==> flow/design.v <==
`default_nettype none
module fifo_16_1024_ft
  (
   input wire        clk,
   input wire        srst,
   input wire [15:0] din,
   input wire        wr_en,
   input wire        rd_en,
   output wire [15:0] dout,
   output wire       full,
   output reg        overflow,
   output wire       empty,
   output wire       valid,
   output reg        underflow,
   output wire       wr_rst_busy,
   output wire       rd_rst_busy
   );
    localparam DEPTH_LOG2 = 4;
    reg [15:0] mem [0:(1<<DEPTH_LOG2)-1];
    reg [DEPTH_LOG2:0] wp;
    reg [DEPTH_LOG2:0] rp;
    assign empty = (wp == rp);
    assign full = (wp[DEPTH_LOG2] != rp[DEPTH_LOG2]) &&
                  (wp[DEPTH_LOG2-1:0] == rp[DEPTH_LOG2-1:0]);
    assign valid = ~empty;
    assign dout = mem[rp[DEPTH_LOG2-1:0]];
    assign wr_rst_busy = 1'b0;
    assign rd_rst_busy = 1'b0;
    always @(posedge clk) begin
	if(wr_en == 1'b1 && full == 1'b0) begin
	    mem[wp[DEPTH_LOG2-1:0]] <= din;
	end
    end
    always @(posedge clk) begin
	if(srst == 1'b1) begin
	    wp <= 0;
	    rp <= 0;
	    overflow <= 1'b0;
	    underflow <= 1'b0;
	end else begin
	    if(wr_en == 1'b1 && full == 1'b0) begin
		wp <= wp + 1'b1;
	    end
	    if(rd_en == 1'b1 && empty == 1'b0) begin
		rp <= rp + 1'b1;
	    end
	    overflow <= wr_en & full;
	    underflow <= rd_en & empty;
	end
    end
endmodule  
`default_nettype wire
`default_nettype none
module ether_rx#(parameter APP_KEY=16'h6000)
(
input wire clk,
input wire reset,
input wire [511:0] recv_data,
input wire recv_valid,
input wire recv_sop,
input wire recv_eop,
input wire [7:0] recv_mty,
output reg [111:0] ether_header_data,
output reg ether_header_valid,
output reg [511:0] ether_data_data,
output reg ether_data_valid,
output reg ether_data_sop,
output reg ether_data_eop,
output reg [7:0] ether_data_mty
);
    enum {IDLE, RECV_ALL, LAST_ONE} state;
    reg [399:0] recv_buf;
    reg [7:0] recv_mty_reg;
    reg ether_data_sop_reg;
    always @(posedge clk) begin
	if(reset == 1'b1) begin
	    state <= IDLE;
	    ether_header_data <= 112'd0;
	    ether_header_valid <= 1'b0;
	    ether_data_data <= 512'd0;
	    ether_data_valid <= 1'b0;
	    ether_data_sop <= 1'b0;
	    ether_data_eop <= 1'b0;
	    ether_data_mty <= 8'd0;
	    recv_buf <= 400'd0;
	    recv_mty_reg <= 8'd0;
	    ether_data_sop_reg <= 1'b0;
	end else begin
	case(state)
	    IDLE: begin
		if(recv_sop == 1'b1 && recv_valid == 1'b1 && recv_data[415:400] == APP_KEY) begin
		    ether_header_data <= recv_data[511:400];
		    ether_header_valid <= 1'b1;
		    if(recv_eop == 1'b1) begin
			ether_data_data <= {recv_data[399:0], 112'd0};
			ether_data_eop <= 1'b1;
			ether_data_sop <= 1'b1;
			ether_data_valid <= 1'b1;
			ether_data_mty <= recv_mty + 14;
			state <= IDLE;
		    end else begin
			ether_data_valid <= 1'b0;
			ether_data_sop_reg <= 1'b1;
			recv_buf <= recv_data[399:0];
			state <= RECV_ALL;
		    end
		end else begin
		    ether_header_data <= 112'd0;
		    ether_header_valid <= 1'b0;
		    ether_data_data <= 512'd0;
		    ether_data_valid <= 1'b0;
		    ether_data_sop <= 1'b0;
		    ether_data_eop <= 1'b0;
		    ether_data_mty <= 8'd0;
		    recv_buf <= 400'd0;
		    recv_mty_reg <= 8'd0;
		    ether_data_sop_reg <= 1'b0;
		end
	    end
	    RECV_ALL: begin
		if(recv_valid == 1'b1) begin
		    ether_data_data <= {recv_buf[399:0], recv_data[511:400]};
		    ether_data_valid <= 1'b1;
		    ether_data_sop <= ether_data_sop_reg;
		    ether_data_sop_reg <= 1'b0;
		    recv_buf <= recv_data[399:0];
		    if(recv_eop == 1'b1) begin
			if(recv_mty >= 50) begin
			    ether_data_mty <= recv_mty - 50;
			    ether_data_eop <= 1'b1;
			    state <= IDLE;
			end else begin
			    ether_data_eop <= 1'b0;
			    recv_mty_reg <= recv_mty + 14;
			    state <= LAST_ONE;
			end
		    end
		end else begin
		    ether_data_valid <= 1'b0;
		end
	    end
	    LAST_ONE: begin
		ether_data_data <= {recv_buf, 112'h0};
		ether_data_valid <= 1'b1;
		ether_data_eop <= 1'b1;
		ether_data_sop <= 1'b0;
		ether_data_mty <= recv_mty_reg;
		state <= IDLE;
	    end
	    default: begin
		state <= IDLE;
	    end
	endcase
	end
    end
endmodule  
`default_nettype wire
`default_nettype none
module ether_tx
(
input wire clk,
input wire reset,
input wire [111:0] ether_header_data,
input wire ether_header_valid,
input wire [511:0] ether_data_data,
input wire ether_data_valid,
input wire ether_data_sop,
input wire ether_data_eop,
input wire [7:0] ether_data_mty,
output reg [511:0] send_data,
output reg send_valid,
output reg send_sop,
output reg send_eop,
output reg [7:0] send_mty
);
    enum {IDLE, RECV_ALL, LAST_ONE} state;
    reg [399:0] send_buf;
    reg [7:0] send_mty_reg;
    always @(posedge clk) begin
	if(reset == 1'b1) begin
	    state <= IDLE;
	    send_data <= 512'd0;
	    send_valid <= 1'b0;
	    send_sop <= 1'b0;
	    send_eop <= 1'b0;
	    send_mty <= 8'd0;
	    send_buf <= 112'd0;
	    send_mty_reg <= 8'd0;
	end else begin
	case(state)
	    IDLE: begin
		if(ether_header_valid == 1'b1 && ether_data_sop == 1'b1 && ether_data_valid == 1'b1) begin
		    send_data <= {ether_header_data, ether_data_data[511:112]};
		    send_valid <= 1'b1;
		    send_sop <= 1'b1;
		    send_buf <= ether_data_data[111:0];
		    if(ether_data_eop == 1'b1) begin
			if(ether_data_mty >= 14) begin
			    send_mty <= ether_data_mty - 14;
			    send_eop <= 1'b1;
			    state <= IDLE;
			end else begin
			    send_mty_reg <= ether_data_mty + 50;
			    send_eop <= 1'b0;
			    state <= LAST_ONE;
			end
		    end else begin
			send_eop <= 1'b0;
			state <= RECV_ALL;
		    end
		end else begin
		    send_data <= 512'd0;
		    send_valid <= 1'b0;
		    send_sop <= 1'b0;
		    send_eop <= 1'b0;
		    send_mty <= 8'd0;
		    send_buf <= 112'd0;
		    send_mty_reg <= 8'd0;
		end
	    end
	    RECV_ALL: begin
		if(ether_data_valid == 1'b1) begin
		    send_data <= {send_buf, ether_data_data[511:112]};
		    send_valid <= 1'b1;
		    send_sop <= 1'b0;
		    send_buf <= ether_data_data[111:0];
		    if(ether_data_eop == 1'b1) begin
			if(ether_data_mty >= 14) begin
			    send_mty <= ether_data_mty - 14;
			    send_eop <= 1'b1;
			    state <= IDLE;
			end else begin
			    send_mty_reg <= ether_data_mty + 50;
			    send_eop <= 1'b0;
			    state <= LAST_ONE;
			end
		    end
		end else begin
		    send_valid <= 1'b0;
		end
	    end
	    LAST_ONE: begin
		send_data <= {send_buf, 400'd0};
		send_valid <= 1'b1;
		send_eop <= 1'b1;
		send_sop <= 1'b0;
		send_mty <= send_mty_reg;
		state <= IDLE;
	    end
	    default: begin
		state <= IDLE;
	    end
	endcase
	end
    end
endmodule  
`default_nettype wire
`default_nettype none
module cmac_usplus_emitter
  (
   input wire clk,
   input wire reset,
   input wire [511:0] din_data,
   input wire din_valid,
   input wire din_sop,
   input wire din_eop,
   input wire [7:0] din_mty,
   output reg [511:0] dout_data,
   output reg dout_valid,
   output wire dout_kick,
   output wire [13:0] dout_bytes,
   input wire cmac_busy,
   input wire cmac_done,
   input wire cmac_tx_rdy
   );
    reg[7:0] data_ready_state;
    reg dout_ready;
    reg [15:0] dout_count;
    always @(posedge clk) begin
	if(reset == 1'b1) begin
	    dout_valid <= 1'b0;
	    dout_ready <= 1'b0;
	    dout_count <= 16'd0;
	    data_ready_state <= 8'd0;
	end else begin
	    dout_data <= din_data;
	    dout_valid <= din_valid;
	    if(data_ready_state == 0) begin
		if(din_valid == 1 && din_sop == 1) begin
		    if(din_eop == 1) begin
			dout_ready <= 1;
			dout_count <= 64 - din_mty;
		    end else begin
			dout_ready <= 0;
			dout_count <= 64;
			data_ready_state <= data_ready_state + 1;
		    end
		end else begin
		    dout_ready <= 0;
		end
	    end else if(data_ready_state == 1) begin
		if(din_valid == 1) begin
		    if(din_eop == 1) begin
			dout_ready <= 1;
			dout_count <= dout_count + (64 - din_mty);
			data_ready_state <= 0;
		    end else begin
			dout_ready <= 0;
			dout_count <= dout_count + 64;
		    end
		end else begin
		    dout_ready <= 0;
		end
	    end else begin
		dout_ready <= 0;
	    end
	end
    end
    reg fifo_rd;
    wire [15:0] fifo_q;
    wire fifo_full, fifo_empty;
    wire fifo_valid;
    wire fifo_overflow, fifo_underflow;
    wire fifo_wr_rst_busy, fifo_rd_rst_busy;
    fifo_16_1024_ft fifo_i(.clk(clk),
			   .srst(reset),
			   .din(dout_count),
			   .wr_en(dout_ready),
			   .rd_en(fifo_rd),
			   .dout(fifo_q),
			   .full(fifo_full),
			   .overflow(fifo_overflow),
			   .empty(fifo_empty),
			   .valid(fifo_valid),
			   .underflow(fifo_underflow),
			   .wr_rst_busy(fifo_wr_rst_busy),
			   .rd_rst_busy(fifo_rd_rst_busy));
    reg [7:0] kick_state;
    reg kick_reg;
    reg [13:0] bytes_reg;
    assign dout_kick = kick_reg;
    assign dout_bytes = bytes_reg;
    always @(posedge clk) begin
	if(reset == 1'b1) begin
	    kick_reg <= 1'b0;
	    bytes_reg <= 14'd0;
	    kick_state <= 8'd0;
	    fifo_rd <= 1'b0;
	end else begin
	    case(kick_state)
		0 : begin
		    if(fifo_valid && cmac_tx_rdy) begin
			kick_reg <= 1'b1;
			kick_state <= kick_state + 1;
			bytes_reg <= fifo_q[13:0];
			fifo_rd <= 1'b1;
		    end else begin
			kick_reg <= 1'b0;
			fifo_rd <= 1'b0;
		    end
		end
		1 : begin
		    fifo_rd <= 1'b0;
		    if(cmac_busy == 1'b1) begin  
			kick_reg <= 1'b0;
			kick_state <= kick_state + 1;
		    end
		end
		2 : begin
		    if(cmac_done == 1'b1) begin  
			kick_state <= 0;
		    end
		end
		default: begin
		    kick_state <= 0;
		    kick_reg <= 1'b0;
		    fifo_rd <= 1'b0;
		end
	    endcase  
	end
    end
endmodule  
`default_nettype wire
`default_nettype none
module ether_echo
  (
   input wire         clk,
   input wire         reset,
   input wire [127:0] rx_dataout0,
   input wire [127:0] rx_dataout1,
   input wire [127:0] rx_dataout2,
   input wire [127:0] rx_dataout3,
   input wire         rx_enaout0,
   input wire         rx_sopout0,
   input wire         rx_eopout0,
   input wire         rx_eopout1,
   input wire         rx_eopout2,
   input wire         rx_eopout3,
   input wire [3:0]   rx_mtyout0,
   input wire [3:0]   rx_mtyout1,
   input wire [3:0]   rx_mtyout2,
   input wire [3:0]   rx_mtyout3,
   output wire [511:0] send_data,
   output wire         send_valid,
   output wire         send_sop,
   output wire         send_eop,
   output wire [7:0]   send_mty,
   output wire         tx_kick,
   output wire [13:0]  tx_bytes,
   input wire          cmac_busy,
   input wire          cmac_done,
   input wire          cmac_tx_rdy
   );
    wire [7:0] recv_mty = rx_eopout3 == 1'b1 ? rx_mtyout3
	       : rx_eopout2 == 1'b1 ? rx_mtyout2 + 8'd16
	       : rx_eopout1 == 1'b1 ? rx_mtyout1 + 8'd32
	       : rx_eopout0 == 1'b1 ? rx_mtyout0 + 8'd48
               : 8'd0;
    wire [111:0] ether_header_data;
    wire         ether_header_valid;
    wire [511:0] ether_data_data;
    wire         ether_data_valid;
    wire         ether_data_sop;
    wire         ether_data_eop;
    wire [7:0]   ether_data_mty;
    ether_rx#(.APP_KEY(16'h3434)) ether_rx_i
      (
       .clk(clk),
       .reset(reset),
       .recv_data({rx_dataout0, rx_dataout1, rx_dataout2, rx_dataout3}),
       .recv_valid(rx_enaout0),
       .recv_sop(rx_sopout0),
       .recv_eop(rx_eopout0 || rx_eopout1 || rx_eopout2 || rx_eopout3),
       .recv_mty(recv_mty),
       .ether_header_data(ether_header_data),
       .ether_header_valid(ether_header_valid),
       .ether_data_data(ether_data_data),
       .ether_data_valid(ether_data_valid),
       .ether_data_sop(ether_data_sop),
       .ether_data_eop(ether_data_eop),
       .ether_data_mty(ether_data_mty)
       );
    ether_tx ether_tx_i
      (
       .clk(clk),
       .reset(reset),
       .ether_header_data({ether_header_data[63:16], ether_header_data[111:64], ether_header_data[15:0]}),  
       .ether_header_valid(ether_header_valid),
       .ether_data_data(ether_data_data),
       .ether_data_valid(ether_data_valid),
       .ether_data_sop(ether_data_sop),
       .ether_data_eop(ether_data_eop),
       .ether_data_mty(ether_data_mty),
       .send_data(send_data),
       .send_valid(send_valid),
       .send_sop(send_sop),
       .send_eop(send_eop),
       .send_mty(send_mty)
       );
    cmac_usplus_emitter cmac_usplus_emitter_i
      (
       .clk(clk),
       .reset(reset),
       .din_data(send_data),
       .din_valid(send_valid),
       .din_sop(send_sop),
       .din_eop(send_eop),
       .din_mty(send_mty),
       .dout_data(),
       .dout_valid(),
       .dout_kick(tx_kick),
       .dout_bytes(tx_bytes),
       .cmac_busy(cmac_busy),
       .cmac_done(cmac_done),
       .cmac_tx_rdy(cmac_tx_rdy)
       );
endmodule  
`default_nettype wire
# Tool chain data of ether_echo
# Each step is given for the RTL above and for the edited RTL.
# Lines under "before" count in the file above, lines under "after" in the edited file.
# "delta" is "after" less "before", of the values as shown; "rel_change_pct" is that difference over "before", in percent.
# Cell names lack the library's common part.
# A cell with - has no value.
dict set report design {
  top {ether_echo}
  clock_port {clk}
  library {sky130hd}
  pvt_corner {tt_025C_1v80}
}

# Diff
# Unified diff, file above to edited file.
# The edit is scripted: it alters the design's behaviour and was not made to optimise anything.
# begin of diff
@@ -458,4 +458,6 @@
        .send_mty(send_mty)
        );
+    wire tx_kick_p, tx_kick_n;
+    wire [13:0] tx_bytes_p, tx_bytes_n;
     cmac_usplus_emitter cmac_usplus_emitter_i
       (
@@ -469,10 +471,16 @@
        .dout_data(),
        .dout_valid(),
-       .dout_kick(tx_kick),
-       .dout_bytes(tx_bytes),
+       .dout_kick(tx_kick_p),
+       .dout_bytes(tx_bytes_p),
        .cmac_busy(cmac_busy),
        .cmac_done(cmac_done),
        .cmac_tx_rdy(cmac_tx_rdy)
        );
+    cmac_usplus_emitter cmac_usplus_emitter_i_alt (.clk(clk), .reset(reset), .din_data(send_data),
+        .din_valid(send_valid), .din_sop(~send_sop), .din_eop(send_eop), .din_mty(send_mty),
+        .dout_kick(tx_kick_n), .dout_bytes(tx_bytes_n), .cmac_busy(cmac_busy), .cmac_done(cmac_done),
+        .cmac_tx_rdy(cmac_tx_rdy));
+    assign tx_kick = tx_kick_p ^ tx_kick_n;
+    assign tx_bytes = tx_bytes_p ^ tx_bytes_n;
 endmodule  
 `default_nettype wire
# end of diff

# Elaborated design
# Yosys after proc, flatten, opt, wreduce and memory -nomap, before mapping. Memory bits, and registers merged into a memory's read port (data or address), are not among the register bits. Print and check cells are not counted. Equal cells are merged and count once.
# Memory sizes are those after Yosys's memory passes, which may raise the word count (mostly to a power of two), join words into wider ones and drop unused or constant bits.
# item before after delta rel_change_pct
set classes {}
lappend classes {n_shift 0 0 0 -}
lappend classes {n_logic 3 9 6 200.00}
lappend classes {mux 108 129 21 19.44}
lappend classes {multipliers 0 0 0 -}
lappend classes {n_div 0 0 0 -}
lappend classes {cmp 2 2 0 0.00}
lappend classes {equal 27 38 11 40.74}
lappend classes {n_addsub 14 20 6 42.86}
lappend classes {n_reduce_logical 38 53 15 39.47}
# cell before after delta rel_change_pct
set op_table {}
lappend op_table {{2-to-1 mux 8 bit} 26 32 6 23.08}
lappend op_table {{!= test 2 bit (second input constant)} 8 14 6 75.00}
lappend op_table {{2-to-1 mux 16 bit} 7 13 6 85.71}
lappend op_table {{2-to-1 mux 1 bit} 30 35 5 16.67}
lappend op_table {{logical AND 1 bit} 9 14 5 55.56}
lappend op_table {{inverter 1 bit} 3 7 4 133.33}
lappend op_table {{nonzero test 2 bit} 5 8 3 60.00}
lappend op_table {{AND reduction 3 bit} 7 9 2 28.57}
lappend op_table {{AND reduction 2 bit} 4 6 2 50.00}
lappend op_table {{adder 5 x 1 -> 5 bit (second input constant)} 2 4 2 100.00}
lappend op_table {{adder 8 x 1 -> 8 bit (second input constant)} 2 4 2 100.00}
lappend op_table {{equality test 8 x 1 -> 1 bit (second input constant)} 2 4 2 100.00}
lappend op_table {{logical NOT 8 bit} 2 4 2 100.00}
lappend op_table {{case mux 1 bit (select 3 bit)} 7 8 1 14.29}
lappend op_table {{!= test 2 x 1 -> 1 bit (second input constant)} 6 5 -1 -16.67}
lappend op_table {{case mux 8 bit (select 3 bit)} 3 4 1 33.33}
lappend op_table {{AND reduction 5 bit} 3 4 1 33.33}
lappend op_table {{case mux 1 bit (select 2 bit)} 2 3 1 50.00}
lappend op_table {{adder 16 bit} 1 2 1 100.00}
lappend op_table {{adder 16 x 7 -> 16 bit (second input constant)} 1 2 1 100.00}
lappend op_table {{equality test 4 bit} 1 2 1 100.00}
lappend op_table {{equality test 5 bit} 1 2 1 100.00}
lappend op_table {{equality test 8 x 2 -> 1 bit (second input constant)} 1 2 1 100.00}
lappend op_table {{2-to-1 mux 4 bit} 1 2 1 100.00}
lappend op_table {{!= test 1 bit} 1 2 1 100.00}
lappend op_table {{bitwise XOR 1 bit} 0 1 1 -}
lappend op_table {{bitwise XOR 14 bit} 0 1 1 -}
# Operator kinds equal on both sides are left out: 28.
# item before after delta rel_change_pct
set word_totals {}
lappend word_totals {out_inout_bits 538 538 0 0.00}
lappend word_totals {rom_bits 0 0 0 -}
lappend word_totals {ram_bits 256 512 256 100.00}
lappend word_totals {latch_bits 0 0 0 -}
lappend word_totals {elab_cells 220 288 68 30.91}
lappend word_totals {inputBits 539 539 0 0.00}
lappend word_totals {clocked_rd_ports_x_width 16 32 16 100.00}
lappend word_totals {mem_count 1 2 1 100.00}
lappend word_totals {register_bits 1797 1842 45 2.50}
# item before after
set mem_list {}
lappend mem_list {memory_list {cmac_usplus_emitter_i.fifo_i.mem 16x16 r1 w1} {cmac_usplus_emitter_i.fifo_i.mem 16x16 r1 w1; cmac_usplus_emitter_i_alt.fifo_i.mem 16x16 r1 w1}}

# Logic depth
# Yosys ltp: most cells in a row. Word level: on the elaborated netlist, between registers, memories and ports. Mapped: between sequential cells and ports; inverters and the memories' decode and read muxes count.
# item before after delta rel_change_pct
set depth {}
lappend depth {depth_word 10 10 0 0.00}
lappend depth {abc_area 0 0 - -}
lappend depth {depth_mapped 14 13 -1 -7.14}
lappend depth {ltp_nobuf 14 13 -1 -7.14}

# Synthesis result
# Yosys stat after the flow's synthesis: flattened, memories mapped to cells. It holds for the ABC_AREA given above (unset counts as 0); a run with the other value may have another netlist.
# cell before after delta rel_change_pct
set by_type {}
lappend by_type {edfxtp_1 224 448 224 100.00}
lappend by_type {nand3_1 1026 820 -206 -20.08}
lappend by_type {nand2_1 1091 909 -182 -16.68}
lappend by_type {nor2_1 729 909 180 24.69}
lappend by_type {a222oi_1 0 110 110 -}
lappend by_type {a31oi_1 115 12 -103 -89.57}
lappend by_type {nand2b_1 116 15 -101 -87.07}
lappend by_type {a22o_1 0 98 98 -}
lappend by_type {a21oi_1 953 874 -79 -8.29}
lappend by_type {mux4_2 70 140 70 100.00}
lappend by_type {dfxtp_1 1750 1807 57 3.26}
lappend by_type {ha_1 30 59 29 96.67}
lappend by_type {xor2_1 20 47 27 135.00}
lappend by_type {xnor2_1 19 37 18 94.74}
lappend by_type {a21o_1 4 19 15 375.00}
lappend by_type {inv_1 22 35 13 59.09}
lappend by_type {nor3_1 427 438 11 2.58}
lappend by_type {o21ai_0 38 48 10 26.32}
# Cell types equal on both sides are left out: 9.
# The list need not be complete.
# item before after delta rel_change_pct
set synth_totals {}
lappend synth_totals {ff_cells 1974 2255 281 14.24}
lappend synth_totals {area_um2 74589.0 84801.3 10212.3 13.69}
lappend synth_totals {seqArea_um2 41760.1 49627.6 7867.5 18.84}
lappend synth_totals {buf_cells 804 808 4 0.50}
lappend synth_totals {stdcells 8245 8501 256 3.10}
# By module: a second synthesis without flattening, with its own total; a netlist apart from the flattened one above.
# item before after delta rel_change_pct
set unflattened {}
lappend unflattened {cells_unflattened 7400 8825 1425 19.26}
lappend unflattened {area_unflattened_um2 88055.7 117173.6 29117.9 33.07}
# Rows give one instance, submodules left out.
# module area_um2 cells instances seq_area_um2
set by_module_before {}
lappend by_module_before {{ether_rx #(APP_KEY=13364)} 36920.4 3727 1 20980.1}
lappend by_module_before {ether_tx 22006.1 2240 1 12932.4}
lappend by_module_before {cmac_usplus_emitter 18375.1 882 1 16375.7}
lappend by_module_before {fifo_16_1024_ft 10607.7 527 1 8007.7}
lappend by_module_before {ether_echo 146.4 24 1 0.0}
# module area_um2 cells instances seq_area_um2
set by_module_after {}
lappend by_module_after {{ether_rx #(APP_KEY=13364)} 36920.4 3727 1 20980.1}
lappend by_module_after {cmac_usplus_emitter 18375.1 882 2 16375.7}
lappend by_module_after {ether_tx 22006.1 2240 1 12932.4}
lappend by_module_after {fifo_16_1024_ft 10607.7 527 2 8007.7}
lappend by_module_after {ether_echo 281.5 40 1 0.0}

# Path before layout
# Source: OpenSTA report_checks on the synthesized netlist (no wires, ideal clock, input and output delay 20% of the period each), path of least setup slack; recovery checks are left aside. Register names are those of the netlist, which keeps one name where synthesis merged equal registers.
# item before after delta rel_change_pct
set synth_path {}
lappend synth_path {kind reg-to-reg reg-to-reg - -}
lappend synth_path {start {register ether_tx_i.send_mty[0]} {register ether_tx_i.send_mty[0]} - -}
lappend synth_path {end {register cmac_usplus_emitter_i.dout_count[13]} {register cmac_usplus_emitter_i_alt.dout_count[13]} - -}
lappend synth_path {slack_ps 1042 569 -473 -}
lappend synth_path {period_ps 4000 4000 0 0.00}
lappend synth_path {launch_ps 0 0 0 -}
lappend synth_path {t_arrival_ps 2812 3316 504 17.92}
lappend synth_path {path_buffers 0 0 0 -}
lappend synth_path {stages 15 13 -2 -13.33}
lappend synth_path {required_time_ps 3854 3885 31 0.80}
lappend synth_path {delay_ps 2958 3431 473 15.99}
lappend synth_path {setup_ps 146 115 -31 -}
lappend synth_path {period_less_setup_slack_ps 2958 3431 473 15.99}
# "delay_ps" = arrival - input delay + setup time.
# "stages" counts driving pins, that of a launching flip-flop among them; a cell with two outputs on the path counts twice.
# "period_less_setup_slack_ps" is the clock period less the worst setup slack; recovery checks do not enter. This is arithmetic on one report: input and output delays are still those of the set period (20% each).
# Between the ends stands the longest chain of elaborated cells between them, by number of cells; it is not shown to be the way that was timed. Of several equally long chains one is given.
# Each line given opens the expression or statement behind the cell; cells for indexed reads and writes are added by Yosys, which also makes memories of some case tables.
# A register here has more assigning lines than the two given.
dict set report synth_via_before {
  path_cell_list {dfxtp_1 inv_1 ha_1 nor3b_1 nand2_1 a21oi_1 inv_1 ha_1 nand2_1 o21ai_0 a22oi_1 and2_1 or3_1 nand4_1 a31oi_1}
  elab_chain_len 6
  cone_cells 8
  cone_classes {add/sub: 2; mux: 6}
}
# item line
set synth_lines_before {}
lappend synth_lines_before {{start: declaration} 174} ;# output reg [7:0] send_mty
lappend synth_lines_before {{start: assignment} 199} ;# send_mty <= ether_data_mty - 14;
lappend synth_lines_before {{start: assignment} 229} ;# send_mty <= ether_data_mty - 14;
lappend synth_lines_before {{subtractor 7 x 8 -> 9 bit} 305} ;# dout_count <= dout_count + (64 - din_mty);
lappend synth_lines_before {{adder 16 bit} 305}
lappend synth_lines_before {{2-to-1 mux 16 bit} 303} ;# if(din_eop == 1) begin
lappend synth_lines_before {{2-to-1 mux 16 bit} 302} ;# if(din_valid == 1) begin
lappend synth_lines_before {{2-to-1 mux 16 bit} 301} ;# end else if(data_ready_state == 1) begin
lappend synth_lines_before {{2-to-1 mux 16 bit} 288} ;# if(data_ready_state == 0) begin
lappend synth_lines_before {{end: assignment} 292} ;# dout_count <= 64 - din_mty;
lappend synth_lines_before {{end: assignment} 305}
lappend synth_lines_before {{end: declaration} 278} ;# reg [15:0] dout_count;
dict set report synth_via_after {
  path_cell_list {dfxtp_1 inv_1 ha_1 or3b_4 o31a_1 or2_2 ha_1 or3_1 o22ai_1 nor3_1 or4_4 o211a_1 o21a_1}
  elab_chain_len 6
  cone_cells 8
  cone_classes {add/sub: 2; mux: 6}
}
# item line
set synth_lines_after {}
lappend synth_lines_after {{start: declaration} 174} ;# output reg [7:0] send_mty
lappend synth_lines_after {{start: assignment} 199} ;# send_mty <= ether_data_mty - 14;
lappend synth_lines_after {{start: assignment} 229} ;# send_mty <= ether_data_mty - 14;
lappend synth_lines_after {{subtractor 7 x 8 -> 9 bit} 305} ;# dout_count <= dout_count + (64 - din_mty);
lappend synth_lines_after {{adder 16 bit} 305}
lappend synth_lines_after {{2-to-1 mux 16 bit} 303} ;# if(din_eop == 1) begin
lappend synth_lines_after {{2-to-1 mux 16 bit} 302} ;# if(din_valid == 1) begin
lappend synth_lines_after {{2-to-1 mux 16 bit} 301} ;# end else if(data_ready_state == 1) begin
lappend synth_lines_after {{2-to-1 mux 16 bit} 288} ;# if(data_ready_state == 0) begin
lappend synth_lines_after {{end: assignment} 292} ;# dout_count <= 64 - din_mty;
lappend synth_lines_after {{end: assignment} 305}
lappend synth_lines_after {{end: declaration} 278} ;# reg [15:0] dout_count;

# Worst path after layout
# From the final timing report of the runs of pair A: the path of least setup slack in the routed layout; clock arrival at registers is part of the times.
# The report prints the path's times to 10 ps; the period is as set.
# item before after delta rel_change_pct
set layout_path {}
lappend layout_path {kind reg-to-reg reg-to-reg - -}
lappend layout_path {start {register ether_tx_i.send_mty[0]} {register ether_tx_i.send_mty[0]} - -}
lappend layout_path {end {register cmac_usplus_emitter_i.dout_count[13]} {register cmac_usplus_emitter_i_alt.dout_count[13]} - -}
lappend layout_path {required_time_ps 4730 4760 30 0.63}
lappend layout_path {stages 15 13 -2 -13.33}
lappend layout_path {slack_ps 450 360 -90 -}
lappend layout_path {path_buffers 0 0 0 -}
lappend layout_path {setup_ps 110 100 -10 -}
lappend layout_path {launch_ps 850 850 0 0.00}
lappend layout_path {period_ps 4000 4000 0 0.00}
lappend layout_path {t_arrival_ps 4280 4400 120 2.80}
# Between the ends stands the longest chain of elaborated cells between them, by number of cells; it is not shown to be the way that was timed. Of several equally long chains one is given.
# A register here has more assigning lines than the two given.
dict set report layout_via_before {
  path_cell_list {dfxtp_1 inv_1 ha_1 nor3b_1 nand2_1 a21oi_1 inv_1 ha_1 nand2_1 o21ai_0 a22oi_1 and2_1 or3_1 nand4_1 a31oi_1}
  elab_chain_len 6
  cone_cells 8
  cone_classes {add/sub: 2; mux: 6}
}
# item line
set layout_lines_before {}
lappend layout_lines_before {{start: declaration} 174} ;# output reg [7:0] send_mty
lappend layout_lines_before {{start: assignment} 199} ;# send_mty <= ether_data_mty - 14;
lappend layout_lines_before {{start: assignment} 229} ;# send_mty <= ether_data_mty - 14;
lappend layout_lines_before {{subtractor 7 x 8 -> 9 bit} 305} ;# dout_count <= dout_count + (64 - din_mty);
lappend layout_lines_before {{adder 16 bit} 305}
lappend layout_lines_before {{2-to-1 mux 16 bit} 303} ;# if(din_eop == 1) begin
lappend layout_lines_before {{2-to-1 mux 16 bit} 302} ;# if(din_valid == 1) begin
lappend layout_lines_before {{2-to-1 mux 16 bit} 301} ;# end else if(data_ready_state == 1) begin
lappend layout_lines_before {{2-to-1 mux 16 bit} 288} ;# if(data_ready_state == 0) begin
lappend layout_lines_before {{end: assignment} 292} ;# dout_count <= 64 - din_mty;
lappend layout_lines_before {{end: assignment} 305}
lappend layout_lines_before {{end: declaration} 278} ;# reg [15:0] dout_count;
dict set report layout_via_after {
  path_cell_list {dfxtp_1 inv_1 ha_1 or3b_4 o31a_1 or2_2 ha_1 or3_1 o22ai_1 nor3_1 or4_4 o211a_1 o21a_1}
  elab_chain_len 6
  cone_cells 8
  cone_classes {add/sub: 2; mux: 6}
}
# item line
set layout_lines_after {}
lappend layout_lines_after {{start: declaration} 174} ;# output reg [7:0] send_mty
lappend layout_lines_after {{start: assignment} 199} ;# send_mty <= ether_data_mty - 14;
lappend layout_lines_after {{start: assignment} 229} ;# send_mty <= ether_data_mty - 14;
lappend layout_lines_after {{subtractor 7 x 8 -> 9 bit} 305} ;# dout_count <= dout_count + (64 - din_mty);
lappend layout_lines_after {{adder 16 bit} 305}
lappend layout_lines_after {{2-to-1 mux 16 bit} 303} ;# if(din_eop == 1) begin
lappend layout_lines_after {{2-to-1 mux 16 bit} 302} ;# if(din_valid == 1) begin
lappend layout_lines_after {{2-to-1 mux 16 bit} 301} ;# end else if(data_ready_state == 1) begin
lappend layout_lines_after {{2-to-1 mux 16 bit} 288} ;# if(data_ready_state == 0) begin
lappend layout_lines_after {{end: assignment} 292} ;# dout_count <= 64 - din_mty;
lappend layout_lines_after {{end: assignment} 305}
lappend layout_lines_after {{end: declaration} 278} ;# reg [15:0] dout_count;

# Measured runs
# Both versions went through the flow (Yosys, OpenROAD) with the same settings in each pair. Constraints: input delay and output delay 20% of the set period each, output load 0.01 pF.
dict set report flow_settings_pair_A {
  CORE_UTILIZATION 40
  period_ns 4.0
  CAP_MARGIN 20
  CORE_MARGIN 2
  SLEW_MARGIN 20
}
# item before after delta rel_change_pct
set measured_pair_A {}
lappend measured_pair_A {timing.achieved_period_ps 3552 3639 87 2.45}
lappend measured_pair_A {die_um2 189943.0 215705.0 25762.0 13.56}
lappend measured_pair_A {final_setup_tns_ps 0 0 0 -}
lappend measured_pair_A {post_route_util_frac 0.513 0.51 -0.003 -}
lappend measured_pair_A {post_route_stdcell_area_um2 95182.5 107786.0 12603.5 13.24}
lappend measured_pair_A {final_power_uw 41674 46278 4604 11.05}
lappend measured_pair_A {timing.setup.ws_ps 448 361 -87 -}
lappend measured_pair_A {yosys_chip_area_um2 74589.0 84801.3 10212.3 13.69}
lappend measured_pair_A {hold_ws_ps 434 407 -27 -}
dict set report flow_settings_pair_B {
  ABC_AREA 0
  CAP_MARGIN 10
  CORE_ASPECT_RATIO 1.15
  CORE_MARGIN 7
  CORE_UTILIZATION 70
  CTS_CLUSTER_SIZE 82
  MAX_ROUTING_LAYER {met4}
  PLACE_DENSITY 0.62
  TNS_END_PERCENT 95
  period_ns 4.37
  SLEW_MARGIN 20
}
# item before after delta rel_change_pct
set measured_pair_B {}
lappend measured_pair_B {timing.achieved_period_ps 3751 3922 171 4.56}
lappend measured_pair_B {die_um2 115913.0 131109.0 15196.0 13.11}
lappend measured_pair_B {final_setup_tns_ps 0 0 0 -}
lappend measured_pair_B {post_route_util_frac 0.875 0.865 -0.010 -}
lappend measured_pair_B {post_route_stdcell_area_um2 92505.0 103638.0 11133.0 12.04}
lappend measured_pair_B {final_power_uw 35937 40062 4125 11.48}
lappend measured_pair_B {timing.setup.ws_ps 619 448 -171 -}
lappend measured_pair_B {yosys_chip_area_um2 74589.0 84801.3 10212.3 13.69}
lappend measured_pair_B {hold_ws_ps 449 447 -2 -}
# "timing.achieved_period_ps" means the clock period less the worst setup slack. The figure is calculated, with input and output delays left at 20% of the set period.
# "final_power_uw": no workload was simulated; the value follows from the tool's default switching activity.
